==> flow/design.v <==
module enc_bundler(
	input wire 						bundling_features,
    input wire [617-1:0]	bits_to_bundle,
    output wire 					thresholded_bit
    );
	localparam integer ENCODING_BIT_THR = 6;
    logic [1:0] tree_add_lvl_0	[0:307];
    wire  [2:0] tree_add_lvl_1	[0:153];
    wire  [3:0] tree_add_lvl_2	[0:76];
    wire  [4:0] tree_add_lvl_3	[0:38];
    wire  [5:0] tree_add_lvl_4	[0:18];
    wire  [6:0] tree_add_lvl_5	[0:9];
    wire  [7:0] tree_add_lvl_6	[0:4];
    wire  [8:0] tree_add_lvl_7	[0:1];
    wire  [9:0] tree_add_lvl_8;
    wire  [9:0] accumulated_sum;
	always_comb begin
			for (int i = 0; i < 308; i++ ) begin
			  tree_add_lvl_0[i] = bits_to_bundle[2*i] + bits_to_bundle[(2*i)+1];
			end
	end
    for (genvar i = 0; i < 154; i++ ) begin
      assign tree_add_lvl_1[i] = tree_add_lvl_0[2*i] + tree_add_lvl_0[(2*i)+1];
    end
    for (genvar i = 0; i < 77; i++ ) begin
      assign tree_add_lvl_2[i] = tree_add_lvl_1[2*i] + tree_add_lvl_1[(2*i)+1];
    end
    for (genvar i = 0; i < 38; i++ ) begin
      assign tree_add_lvl_3[i] = tree_add_lvl_2[2*i] + tree_add_lvl_2[(2*i)+1];
    end
    assign tree_add_lvl_3[38] = tree_add_lvl_2[76] + bits_to_bundle[616];
    for (genvar i = 0; i < 19; i++ ) begin
      assign tree_add_lvl_4[i] = tree_add_lvl_3[2*i] + tree_add_lvl_3[(2*i)+1];
    end
    for (genvar i = 0; i < 9; i++ ) begin
      assign tree_add_lvl_5[i] = tree_add_lvl_4[2*i] + tree_add_lvl_4[(2*i)+1];
    end
    assign tree_add_lvl_5[9] = tree_add_lvl_4[18] + tree_add_lvl_3[38];
    for (genvar i = 0; i < 5; i++ ) begin
      assign tree_add_lvl_6[i] = tree_add_lvl_5[2*i] + tree_add_lvl_5[(2*i)+1];
    end
    for (genvar i = 0; i < 2; i++ ) begin
      assign tree_add_lvl_7[i] = tree_add_lvl_6[2*i] + tree_add_lvl_6[(2*i)+1];
    end
    assign tree_add_lvl_8 = tree_add_lvl_7[0] + tree_add_lvl_7[1];
    assign accumulated_sum = tree_add_lvl_8 + tree_add_lvl_6[4]; 
    assign thresholded_bit = (accumulated_sum > ENCODING_BIT_THR) ? 1'b1 : 1'b0;
endmodule  
module enc_bundler_top(
	input  wire 						clk,
	input  wire 						nrst,
	input  wire 						bundling_features,
	input  wire [617-1:0]	bits_to_bundle,
	output logic 						encoded_bit
	);
	wire thresholded_bit;
	enc_bundler ENC_BUNDLER(
		.bundling_features					(bundling_features),
		.bits_to_bundle						(bits_to_bundle),
		.thresholded_bit					(thresholded_bit)
	);
	always_ff @(posedge clk or negedge nrst) begin
		if (!nrst) begin
			encoded_bit <= 1'b0;
		end
		else if (bundling_features) begin
			encoded_bit <= thresholded_bit;
		end
		else begin
			encoded_bit <= encoded_bit;
		end
	end
endmodule
Appendix: tool output

[Tool chain data of enc_bundler_top]
Module enc_bundler_top before and after one edit of its RTL, step after step.
"unedited" refers to lines of the RTL above, "edited" to lines of the edited file.
"difference": "edited" minus "unedited" as printed here. "rel. change": 100 x difference / "unedited".
Cell names lack the library's common part.
The mark -- stands for no value.
Design
  top module: enc_bundler_top
  clock input: clk
  library: sky130hd
  corner: tt_025C_1v80

[The edit]
The edit as a unified diff against the file above.
A script made this edit. It changes what the design does and was not meant as an optimisation.
begin of diff
@@ -50,8 +50,10 @@
 	input  wire 						clk,
 	input  wire 						nrst,
-	input  wire 						bundling_features,
+	input  wire 						bundling_features_ext,
 	input  wire [617-1:0]	bits_to_bundle,
 	output logic 						encoded_bit
 	);
+	logic bundling_features;
+	always_ff @(posedge clk) bundling_features <= bundling_features_ext;
 	wire thresholded_bit;
 	enc_bundler ENC_BUNDLER(
end of diff

[Elaborated design]
Yosys after proc, flatten, opt, wreduce and memory -nomap, before mapping. Enables and synchronous resets that opt folds into registers are not counted as muxes. Print and check cells are not counted. Equal cells are merged and count once.
Operators by class
  add/sub/neg operators: unedited 616, edited 616, difference 0, rel. change 0.00%
  order comparisons: unedited 1, edited 1, difference 0, rel. change 0.00%
  multiplexer cells: unedited 1, edited 1, difference 0, rel. change 0.00%
Operator list
  1-bit by 1-bit adder with 2-bit output: unedited 308, edited 308, difference 0, rel. change 0.00%
  2-bit by 2-bit adder with 3-bit output: unedited 154, edited 154, difference 0, rel. change 0.00%
  3-bit by 3-bit adder with 4-bit output: unedited 77, edited 77, difference 0, rel. change 0.00%
  4-bit by 4-bit adder with 5-bit output: unedited 38, edited 38, difference 0, rel. change 0.00%
  5-bit by 5-bit adder with 6-bit output: unedited 19, edited 19, difference 0, rel. change 0.00%
  6-bit by 6-bit adder with 7-bit output: unedited 9, edited 9, difference 0, rel. change 0.00%
  7-bit by 7-bit adder with 8-bit output: unedited 5, edited 5, difference 0, rel. change 0.00%
  8-bit by 8-bit adder with 9-bit output: unedited 2, edited 2, difference 0, rel. change 0.00%
  10-bit by 8-bit adder with 10-bit output: unedited 1, edited 1, difference 0, rel. change 0.00%
  4-bit by 1-bit adder with 5-bit output: unedited 1, edited 1, difference 0, rel. change 0.00%
  6-bit by 5-bit adder with 7-bit output: unedited 1, edited 1, difference 0, rel. change 0.00%
  9-bit by 9-bit adder with 10-bit output: unedited 1, edited 1, difference 0, rel. change 0.00%
  10-bit by 3-bit greater-than comparator with 1-bit output with constant B: unedited 1, edited 1, difference 0, rel. change 0.00%
  1-bit two-way mux: unedited 1, edited 1, difference 0, rel. change 0.00%
Storage and ports
  bits of input ports: unedited 620, edited 620, difference 0, rel. change 0.00%
  output and inout port bits: unedited 1, edited 1, difference 0, rel. change 0.00%
  word-level cells: unedited 619, edited 620, difference +1, rel. change +0.16%
  flip-flop bits (word level): unedited 1, edited 2, difference +1, rel. change +100.00%

[Longest topological paths]
Longest topological path by Yosys (ltp), each cell counted once; first at word level (registers and memories cut), then after technology mapping (sequential cells cut; the memories' decode and read muxes count).
Depth
  word-level depth: unedited 12, edited 12, difference 0, rel. change 0.00%
  ABC_AREA: unedited 0, edited 0
  mapped depth: unedited 31, edited 31, difference 0, rel. change 0.00%
  depth with buffers taken out: unedited 31, edited 31, difference 0, rel. change 0.00%

[Mapped cells and area]
Source: synth_stat.txt of the flow (Yosys; design flattened, memories mapped). It holds for the ABC_AREA given above (unset counts as 0); a run with the other value may have another netlist.
Synthesis totals
  cell area after synthesis (um2): unedited 16828.6, edited 16848.7, difference +20.1, rel. change +0.12%
  area of sequential cells (um2): unedited 25.0, edited 45.0, difference +20.0, rel. change +80.00%
  buffers: unedited 0, edited 0, difference 0
  cell count: unedited 1661, edited 1662, difference +1, rel. change +0.06%
  flip-flop cells: unedited 1, edited 2, difference +1, rel. change +100.00%
Cells by type
  dfxtp_1: unedited 0, edited 1, difference +1
  inv_1: unedited 938, edited 938, difference 0, rel. change 0.00%
  fa_1: unedited 599, edited 599, difference 0, rel. change 0.00%
  ha_1: unedited 78, edited 78, difference 0, rel. change 0.00%
  nor2_1: unedited 6, edited 6, difference 0, rel. change 0.00%
  nand2_1: unedited 4, edited 4, difference 0, rel. change 0.00%
  o21ai_0: unedited 4, edited 4, difference 0, rel. change 0.00%
  a21oi_1: unedited 3, edited 3, difference 0, rel. change 0.00%
  nor2b_1: unedited 2, edited 2, difference 0, rel. change 0.00%
  o2111ai_1: unedited 2, edited 2, difference 0, rel. change 0.00%
  a211oi_1: unedited 1, edited 1, difference 0, rel. change 0.00%
  a211oi_2: unedited 1, edited 1, difference 0, rel. change 0.00%
  a21o_1: unedited 1, edited 1, difference 0, rel. change 0.00%
  a221o_1: unedited 1, edited 1, difference 0, rel. change 0.00%
  a221oi_1: unedited 1, edited 1, difference 0, rel. change 0.00%
  a2bb2oi_1: unedited 1, edited 1, difference 0, rel. change 0.00%
  a41oi_2: unedited 1, edited 1, difference 0, rel. change 0.00%
  and2b_1: unedited 1, edited 1, difference 0, rel. change 0.00%
The list need not be complete.
The figures by module come from a second, unflattened synthesis with its own total; it is not the netlist above.
Second synthesis, totals
  cell total of the unflattened synthesis: unedited 1660, edited 1661, difference +1, rel. change +0.06%
  area (unflattened synthesis) (um2): unedited 16817.4, edited 16837.4, difference +20.0, rel. change +0.12%
Each row is one instance without its submodules.
By module, unedited
  enc_bundler: instances 1, area 16777.3 um2, seq. area 0.0 um2, cells 1658
  enc_bundler_top: instances 1, area 40.0 um2, seq. area 25.0 um2, cells 2
By module, edited
  enc_bundler: instances 1, area 16777.3 um2, seq. area 0.0 um2, cells 1658
  enc_bundler_top: instances 1, area 60.1 um2, seq. area 45.0 um2, cells 3

[Path before layout]
OpenSTA on the mapped netlist: ideal clock, no wires. The path of least setup slack (recovery checks aside). Input and output delay are each 20% of the period. Register names are those of the netlist, which keeps one name where synthesis merged equal registers.
Timing path post-synthesis
  path kind: unedited in2reg, edited in2reg
  from: unedited input bits_to_bundle[443], edited input bits_to_bundle[443]
  to: unedited register encoded_bit, edited register encoded_bit
  clock period (ps): unedited 12500, edited 12500, difference 0, rel. change 0.00%
  path delay (ps): unedited 8353, edited 8353, difference 0, rel. change 0.00%
  buffers on the path: unedited 0, edited 0, difference 0
  library setup time (ps): unedited 139, edited 139, difference 0
  required time (ps): unedited 12361, edited 12361, difference 0, rel. change 0.00%
  input delay (ps): unedited 2500, edited 2500, difference 0, rel. change 0.00%
  arrival (ps): unedited 10714, edited 10714, difference 0, rel. change 0.00%
  stages: unedited 31, edited 31, difference 0, rel. change 0.00%
  setup slack (ps): unedited 1647, edited 1647, difference 0
  launch time at the first pin (ps): unedited 2500, edited 2500, difference 0, rel. change 0.00%
  synthesis period reached (ps): unedited 10853, edited 10853, difference 0, rel. change 0.00%
"path delay" = arrival - input delay + setup time.
"stages" counts driving pins, that of a launching flip-flop among them; a cell with two outputs on the path counts twice.
"synthesis period reached" is the clock period less the worst setup slack; recovery checks do not enter. This is arithmetic on one report: input and output delays are still those of the set period (20% each).
Between the ends stands the longest chain of elaborated cells between them, by number of cells; it is not shown to be the way that was timed. Of several equally long chains one is given.
Each line given opens the expression or statement behind the cell; cells for indexed reads and writes are added by Yosys, which also makes memories of some case tables.
A register here has more assigning lines than the two given.
Between the ends, post-synthesis, unedited
  path through: fa_1 -> inv_1 -> fa_1 -> inv_1 -> fa_1 -> inv_1 -> fa_1 -> inv_1 -> fa_1 -> inv_1 -> fa_1 -> fa_1 -> inv_1 -> fa_1 -> inv_1 -> fa_1 -> inv_1 -> fa_1 -> inv_1 -> fa_1 -> fa_1 -> fa_1 -> inv_1 -> fa_1 -> inv_1 -> fa_1 -> and2b_1 -> nor4b_1 -> a221o_1 -> nor4_2 -> a41oi_2
  cells in the longest elaborated chain: 12
  elaborated cells between the ends (all ways): 12
  source lines of those cells: 11
  classes of those cells: add/sub (10); compare (1); mux (1)
RTL lines, path post-synthesis, unedited
  start, declared: line 53  | input wire [617-1:0] bits_to_bundle,
  1-bit by 1-bit adder with 2-bit output: line 19  | tree_add_lvl_0[i] = bits_to_bundle[2*i] + bits_to_bundle[(2*i)+1];
  2-bit by 2-bit adder with 3-bit output: line 23  | assign tree_add_lvl_1[i] = tree_add_lvl_0[2*i] + tree_add_lvl_0[(2*i)+1];
  3-bit by 3-bit adder with 4-bit output: line 26  | assign tree_add_lvl_2[i] = tree_add_lvl_1[2*i] + tree_add_lvl_1[(2*i)+1];
  4-bit by 4-bit adder with 5-bit output: line 29  | assign tree_add_lvl_3[i] = tree_add_lvl_2[2*i] + tree_add_lvl_2[(2*i)+1];
  5-bit by 5-bit adder with 6-bit output: line 33  | assign tree_add_lvl_4[i] = tree_add_lvl_3[2*i] + tree_add_lvl_3[(2*i)+1];
  6-bit by 6-bit adder with 7-bit output: line 36  | assign tree_add_lvl_5[i] = tree_add_lvl_4[2*i] + tree_add_lvl_4[(2*i)+1];
  7-bit by 7-bit adder with 8-bit output: line 40  | assign tree_add_lvl_6[i] = tree_add_lvl_5[2*i] + tree_add_lvl_5[(2*i)+1];
  8-bit by 8-bit adder with 9-bit output: line 43  | assign tree_add_lvl_7[i] = tree_add_lvl_6[2*i] + tree_add_lvl_6[(2*i)+1];
  9-bit by 9-bit adder with 10-bit output: line 45  | assign tree_add_lvl_8 = tree_add_lvl_7[0] + tree_add_lvl_7[1];
  10-bit by 8-bit adder with 10-bit output: line 46  | assign accumulated_sum = tree_add_lvl_8 + tree_add_lvl_6[4];
  10-bit by 3-bit greater-than comparator with 1-bit output: line 47  | assign thresholded_bit = (accumulated_sum > ENCODING_BIT_THR) ? 1'b1 : 1'b0;
  1-bit two-way mux: line 47
  end, assigned: line 67  | encoded_bit <= thresholded_bit;
  end, assigned: line 70  | encoded_bit <= encoded_bit;
  end, declared: line 54  | output logic encoded_bit
Between the ends, post-synthesis, edited
  path through: fa_1 -> inv_1 -> fa_1 -> inv_1 -> fa_1 -> inv_1 -> fa_1 -> inv_1 -> fa_1 -> inv_1 -> fa_1 -> fa_1 -> inv_1 -> fa_1 -> inv_1 -> fa_1 -> inv_1 -> fa_1 -> inv_1 -> fa_1 -> fa_1 -> fa_1 -> inv_1 -> fa_1 -> inv_1 -> fa_1 -> and2b_1 -> nor4b_1 -> a221o_1 -> nor4_2 -> a41oi_2
  cells in the longest elaborated chain: 12
  elaborated cells between the ends (all ways): 12
  source lines of those cells: 11
  classes of those cells: add/sub (10); compare (1); mux (1)
RTL lines, path post-synthesis, edited
  start, declared: line 53  | input wire [617-1:0] bits_to_bundle,
  1-bit by 1-bit adder with 2-bit output: line 19  | tree_add_lvl_0[i] = bits_to_bundle[2*i] + bits_to_bundle[(2*i)+1];
  2-bit by 2-bit adder with 3-bit output: line 23  | assign tree_add_lvl_1[i] = tree_add_lvl_0[2*i] + tree_add_lvl_0[(2*i)+1];
  3-bit by 3-bit adder with 4-bit output: line 26  | assign tree_add_lvl_2[i] = tree_add_lvl_1[2*i] + tree_add_lvl_1[(2*i)+1];
  4-bit by 4-bit adder with 5-bit output: line 29  | assign tree_add_lvl_3[i] = tree_add_lvl_2[2*i] + tree_add_lvl_2[(2*i)+1];
  5-bit by 5-bit adder with 6-bit output: line 33  | assign tree_add_lvl_4[i] = tree_add_lvl_3[2*i] + tree_add_lvl_3[(2*i)+1];
  6-bit by 6-bit adder with 7-bit output: line 36  | assign tree_add_lvl_5[i] = tree_add_lvl_4[2*i] + tree_add_lvl_4[(2*i)+1];
  7-bit by 7-bit adder with 8-bit output: line 40  | assign tree_add_lvl_6[i] = tree_add_lvl_5[2*i] + tree_add_lvl_5[(2*i)+1];
  8-bit by 8-bit adder with 9-bit output: line 43  | assign tree_add_lvl_7[i] = tree_add_lvl_6[2*i] + tree_add_lvl_6[(2*i)+1];
  9-bit by 9-bit adder with 10-bit output: line 45  | assign tree_add_lvl_8 = tree_add_lvl_7[0] + tree_add_lvl_7[1];
  10-bit by 8-bit adder with 10-bit output: line 46  | assign accumulated_sum = tree_add_lvl_8 + tree_add_lvl_6[4];
  10-bit by 3-bit greater-than comparator with 1-bit output: line 47  | assign thresholded_bit = (accumulated_sum > ENCODING_BIT_THR) ? 1'b1 : 1'b0;
  1-bit two-way mux: line 47
  end, assigned: line 69  | encoded_bit <= thresholded_bit;
  end, assigned: line 72  | encoded_bit <= encoded_bit;
  end, declared: line 54  | output logic encoded_bit

[Worst path after layout]
Path of least setup slack in the final report of the runs of pair A (OpenROAD, finished layout, wires in). Where an end is a register, its clock arrival counts in the times.
The report prints the path's times to 10 ps; the period is as set.
Timing path after layout
  path kind: unedited in2reg, edited in2reg
  from: unedited input bits_to_bundle[149], edited input bits_to_bundle[41]
  to: unedited register encoded_bit, edited register encoded_bit
  required time (ps): unedited 12360, edited 12580, difference +220, rel. change +1.78%
  launch time at the first pin (ps): unedited 2500, edited 2500, difference 0, rel. change 0.00%
  input delay (ps): unedited 2500, edited 2500, difference 0, rel. change 0.00%
  setup slack (ps): unedited 810, edited 1050, difference +240
  arrival (ps): unedited 11550, edited 11530, difference -20, rel. change -0.17%
  buffers on the path: unedited 1, edited 1, difference 0, rel. change 0.00%
  library setup time (ps): unedited 140, edited 140, difference 0
  stages: unedited 30, edited 25, difference -5, rel. change -16.67%
  clock period (ps): unedited 12500, edited 12500, difference 0, rel. change 0.00%
Between the ends stands the longest chain of elaborated cells between them, by number of cells; it is not shown to be the way that was timed. Of several equally long chains one is given.
A register here has more assigning lines than the two given.
Between the ends, after layout, unedited
  path through: clkdlybuf4s50_1 -> inv_1 -> fa_1 -> inv_1 -> fa_1 -> fa_1 -> inv_1 -> fa_1 -> inv_1 -> fa_1 -> inv_1 -> fa_1 -> inv_1 -> fa_1 -> inv_1 -> fa_1 -> fa_1 -> fa_1 -> fa_1 -> fa_1 -> fa_1 -> inv_1 -> fa_1 -> inv_1 -> fa_1 -> and2b_1 -> nor4b_1 -> a221o_1 -> nor4_2 -> a41oi_2
  cells in the longest elaborated chain: 12
  elaborated cells between the ends (all ways): 12
  source lines of those cells: 11
  classes of those cells: add/sub (10); compare (1); mux (1)
RTL lines, path after layout, unedited
  start, declared: line 53  | input wire [617-1:0] bits_to_bundle,
  1-bit by 1-bit adder with 2-bit output: line 19  | tree_add_lvl_0[i] = bits_to_bundle[2*i] + bits_to_bundle[(2*i)+1];
  2-bit by 2-bit adder with 3-bit output: line 23  | assign tree_add_lvl_1[i] = tree_add_lvl_0[2*i] + tree_add_lvl_0[(2*i)+1];
  3-bit by 3-bit adder with 4-bit output: line 26  | assign tree_add_lvl_2[i] = tree_add_lvl_1[2*i] + tree_add_lvl_1[(2*i)+1];
  4-bit by 4-bit adder with 5-bit output: line 29  | assign tree_add_lvl_3[i] = tree_add_lvl_2[2*i] + tree_add_lvl_2[(2*i)+1];
  5-bit by 5-bit adder with 6-bit output: line 33  | assign tree_add_lvl_4[i] = tree_add_lvl_3[2*i] + tree_add_lvl_3[(2*i)+1];
  6-bit by 6-bit adder with 7-bit output: line 36  | assign tree_add_lvl_5[i] = tree_add_lvl_4[2*i] + tree_add_lvl_4[(2*i)+1];
  7-bit by 7-bit adder with 8-bit output: line 40  | assign tree_add_lvl_6[i] = tree_add_lvl_5[2*i] + tree_add_lvl_5[(2*i)+1];
  8-bit by 8-bit adder with 9-bit output: line 43  | assign tree_add_lvl_7[i] = tree_add_lvl_6[2*i] + tree_add_lvl_6[(2*i)+1];
  9-bit by 9-bit adder with 10-bit output: line 45  | assign tree_add_lvl_8 = tree_add_lvl_7[0] + tree_add_lvl_7[1];
  10-bit by 8-bit adder with 10-bit output: line 46  | assign accumulated_sum = tree_add_lvl_8 + tree_add_lvl_6[4];
  10-bit by 3-bit greater-than comparator with 1-bit output: line 47  | assign thresholded_bit = (accumulated_sum > ENCODING_BIT_THR) ? 1'b1 : 1'b0;
  1-bit two-way mux: line 47
  end, assigned: line 67  | encoded_bit <= thresholded_bit;
  end, assigned: line 70  | encoded_bit <= encoded_bit;
  end, declared: line 54  | output logic encoded_bit
Between the ends, after layout, edited
  path through: clkdlybuf4s50_1 -> inv_1 -> fa_1 -> inv_1 -> fa_1 -> inv_1 -> fa_1 -> fa_1 -> inv_1 -> fa_1 -> fa_1 -> fa_1 -> fa_1 -> fa_1 -> fa_1 -> fa_1 -> inv_1 -> fa_1 -> fa_1 -> fa_1 -> and2b_1 -> o2111ai_1 -> and4_1 -> nor4_2 -> a41oi_2
  cells in the longest elaborated chain: 12
  elaborated cells between the ends (all ways): 12
  source lines of those cells: 11
  classes of those cells: add/sub (10); compare (1); mux (1)
RTL lines, path after layout, edited
  start, declared: line 53  | input wire [617-1:0] bits_to_bundle,
  1-bit by 1-bit adder with 2-bit output: line 19  | tree_add_lvl_0[i] = bits_to_bundle[2*i] + bits_to_bundle[(2*i)+1];
  2-bit by 2-bit adder with 3-bit output: line 23  | assign tree_add_lvl_1[i] = tree_add_lvl_0[2*i] + tree_add_lvl_0[(2*i)+1];
  3-bit by 3-bit adder with 4-bit output: line 26  | assign tree_add_lvl_2[i] = tree_add_lvl_1[2*i] + tree_add_lvl_1[(2*i)+1];
  4-bit by 4-bit adder with 5-bit output: line 29  | assign tree_add_lvl_3[i] = tree_add_lvl_2[2*i] + tree_add_lvl_2[(2*i)+1];
  5-bit by 5-bit adder with 6-bit output: line 33  | assign tree_add_lvl_4[i] = tree_add_lvl_3[2*i] + tree_add_lvl_3[(2*i)+1];
  6-bit by 6-bit adder with 7-bit output: line 36  | assign tree_add_lvl_5[i] = tree_add_lvl_4[2*i] + tree_add_lvl_4[(2*i)+1];
  7-bit by 7-bit adder with 8-bit output: line 40  | assign tree_add_lvl_6[i] = tree_add_lvl_5[2*i] + tree_add_lvl_5[(2*i)+1];
  8-bit by 8-bit adder with 9-bit output: line 43  | assign tree_add_lvl_7[i] = tree_add_lvl_6[2*i] + tree_add_lvl_6[(2*i)+1];
  9-bit by 9-bit adder with 10-bit output: line 45  | assign tree_add_lvl_8 = tree_add_lvl_7[0] + tree_add_lvl_7[1];
  10-bit by 8-bit adder with 10-bit output: line 46  | assign accumulated_sum = tree_add_lvl_8 + tree_add_lvl_6[4];
  10-bit by 3-bit greater-than comparator with 1-bit output: line 47  | assign thresholded_bit = (accumulated_sum > ENCODING_BIT_THR) ? 1'b1 : 1'b0;
  1-bit two-way mux: line 47
  end, assigned: line 69  | encoded_bit <= thresholded_bit;
  end, assigned: line 72  | encoded_bit <= encoded_bit;
  end, declared: line 54  | output logic encoded_bit

[Measured runs]
Runs of the flow (Yosys, OpenROAD) on both versions; the two runs of a pair have the same settings. The constraints put input and output delay at 20% of the set period each and load the outputs with 0.01 pF.
Flow settings, pair A
  CORE_UTILIZATION: 40
  PLACE_DENSITY: 0.6
  period_ns: 12.5
  CAP_MARGIN: 20
  CORE_MARGIN: 2
  SLEW_MARGIN: 20
Final reports, pair A
  standard-cell area after layout (um2): unedited 23731.5, edited 23835.4, difference +103.9, rel. change +0.44%
  period achieved (ps): unedited 11689, edited 11452, difference -237, rel. change -2.03%
  post-layout utilization: unedited 0.568, edited 0.571, difference +0.003
  area of the synthesized netlist (um2): unedited 16828.6, edited 16848.7, difference +20.1, rel. change +0.12%
  die outline area (um2): unedited 43729.1, edited 43779.3, difference +50.2, rel. change +0.11%
  post-route worst hold slack (ps): unedited 564, edited 572, difference +8
  post-route setup TNS (ps): unedited 0, edited 0, difference 0
  smallest setup slack (ps): unedited 811, edited 1048, difference +237
Flow settings, pair B
  CAP_MARGIN: 5
  CELL_PAD_IN_SITES_DETAIL_PLACEMENT: 1
  CELL_PAD_IN_SITES_GLOBAL_PLACEMENT: 1
  CORE_UTILIZATION: 23
  GPL_ROUTABILITY_DRIVEN: 0
  MAX_ROUTING_LAYER: met5
  SETUP_SLACK_MARGIN: -0.14
  period_ns: 7.21
  CORE_MARGIN: 2
  SLEW_MARGIN: 20
Final reports, pair B
  standard-cell area after layout (um2): unedited 24448.4, edited 24552.3, difference +103.9, rel. change +0.42%
  period achieved (ps): unedited 10667, edited 10425, difference -242, rel. change -2.27%
  post-layout utilization: unedited 0.336, edited 0.338, difference +0.002
  area of the synthesized netlist (um2): unedited 16828.6, edited 16848.7, difference +20.1, rel. change +0.12%
  die outline area (um2): unedited 75347.5, edited 75435.4, difference +87.9, rel. change +0.12%
  post-route worst hold slack (ps): unedited 597, edited 593, difference -4
  post-route setup TNS (ps): unedited -3457, edited -3215, difference +242
  smallest setup slack (ps): unedited -3457, edited -3215, difference +242
"period achieved" is the run's clock period less its worst setup slack. It is reckoned from that one timing run; input and output delays stay at 20% of the period that was set.
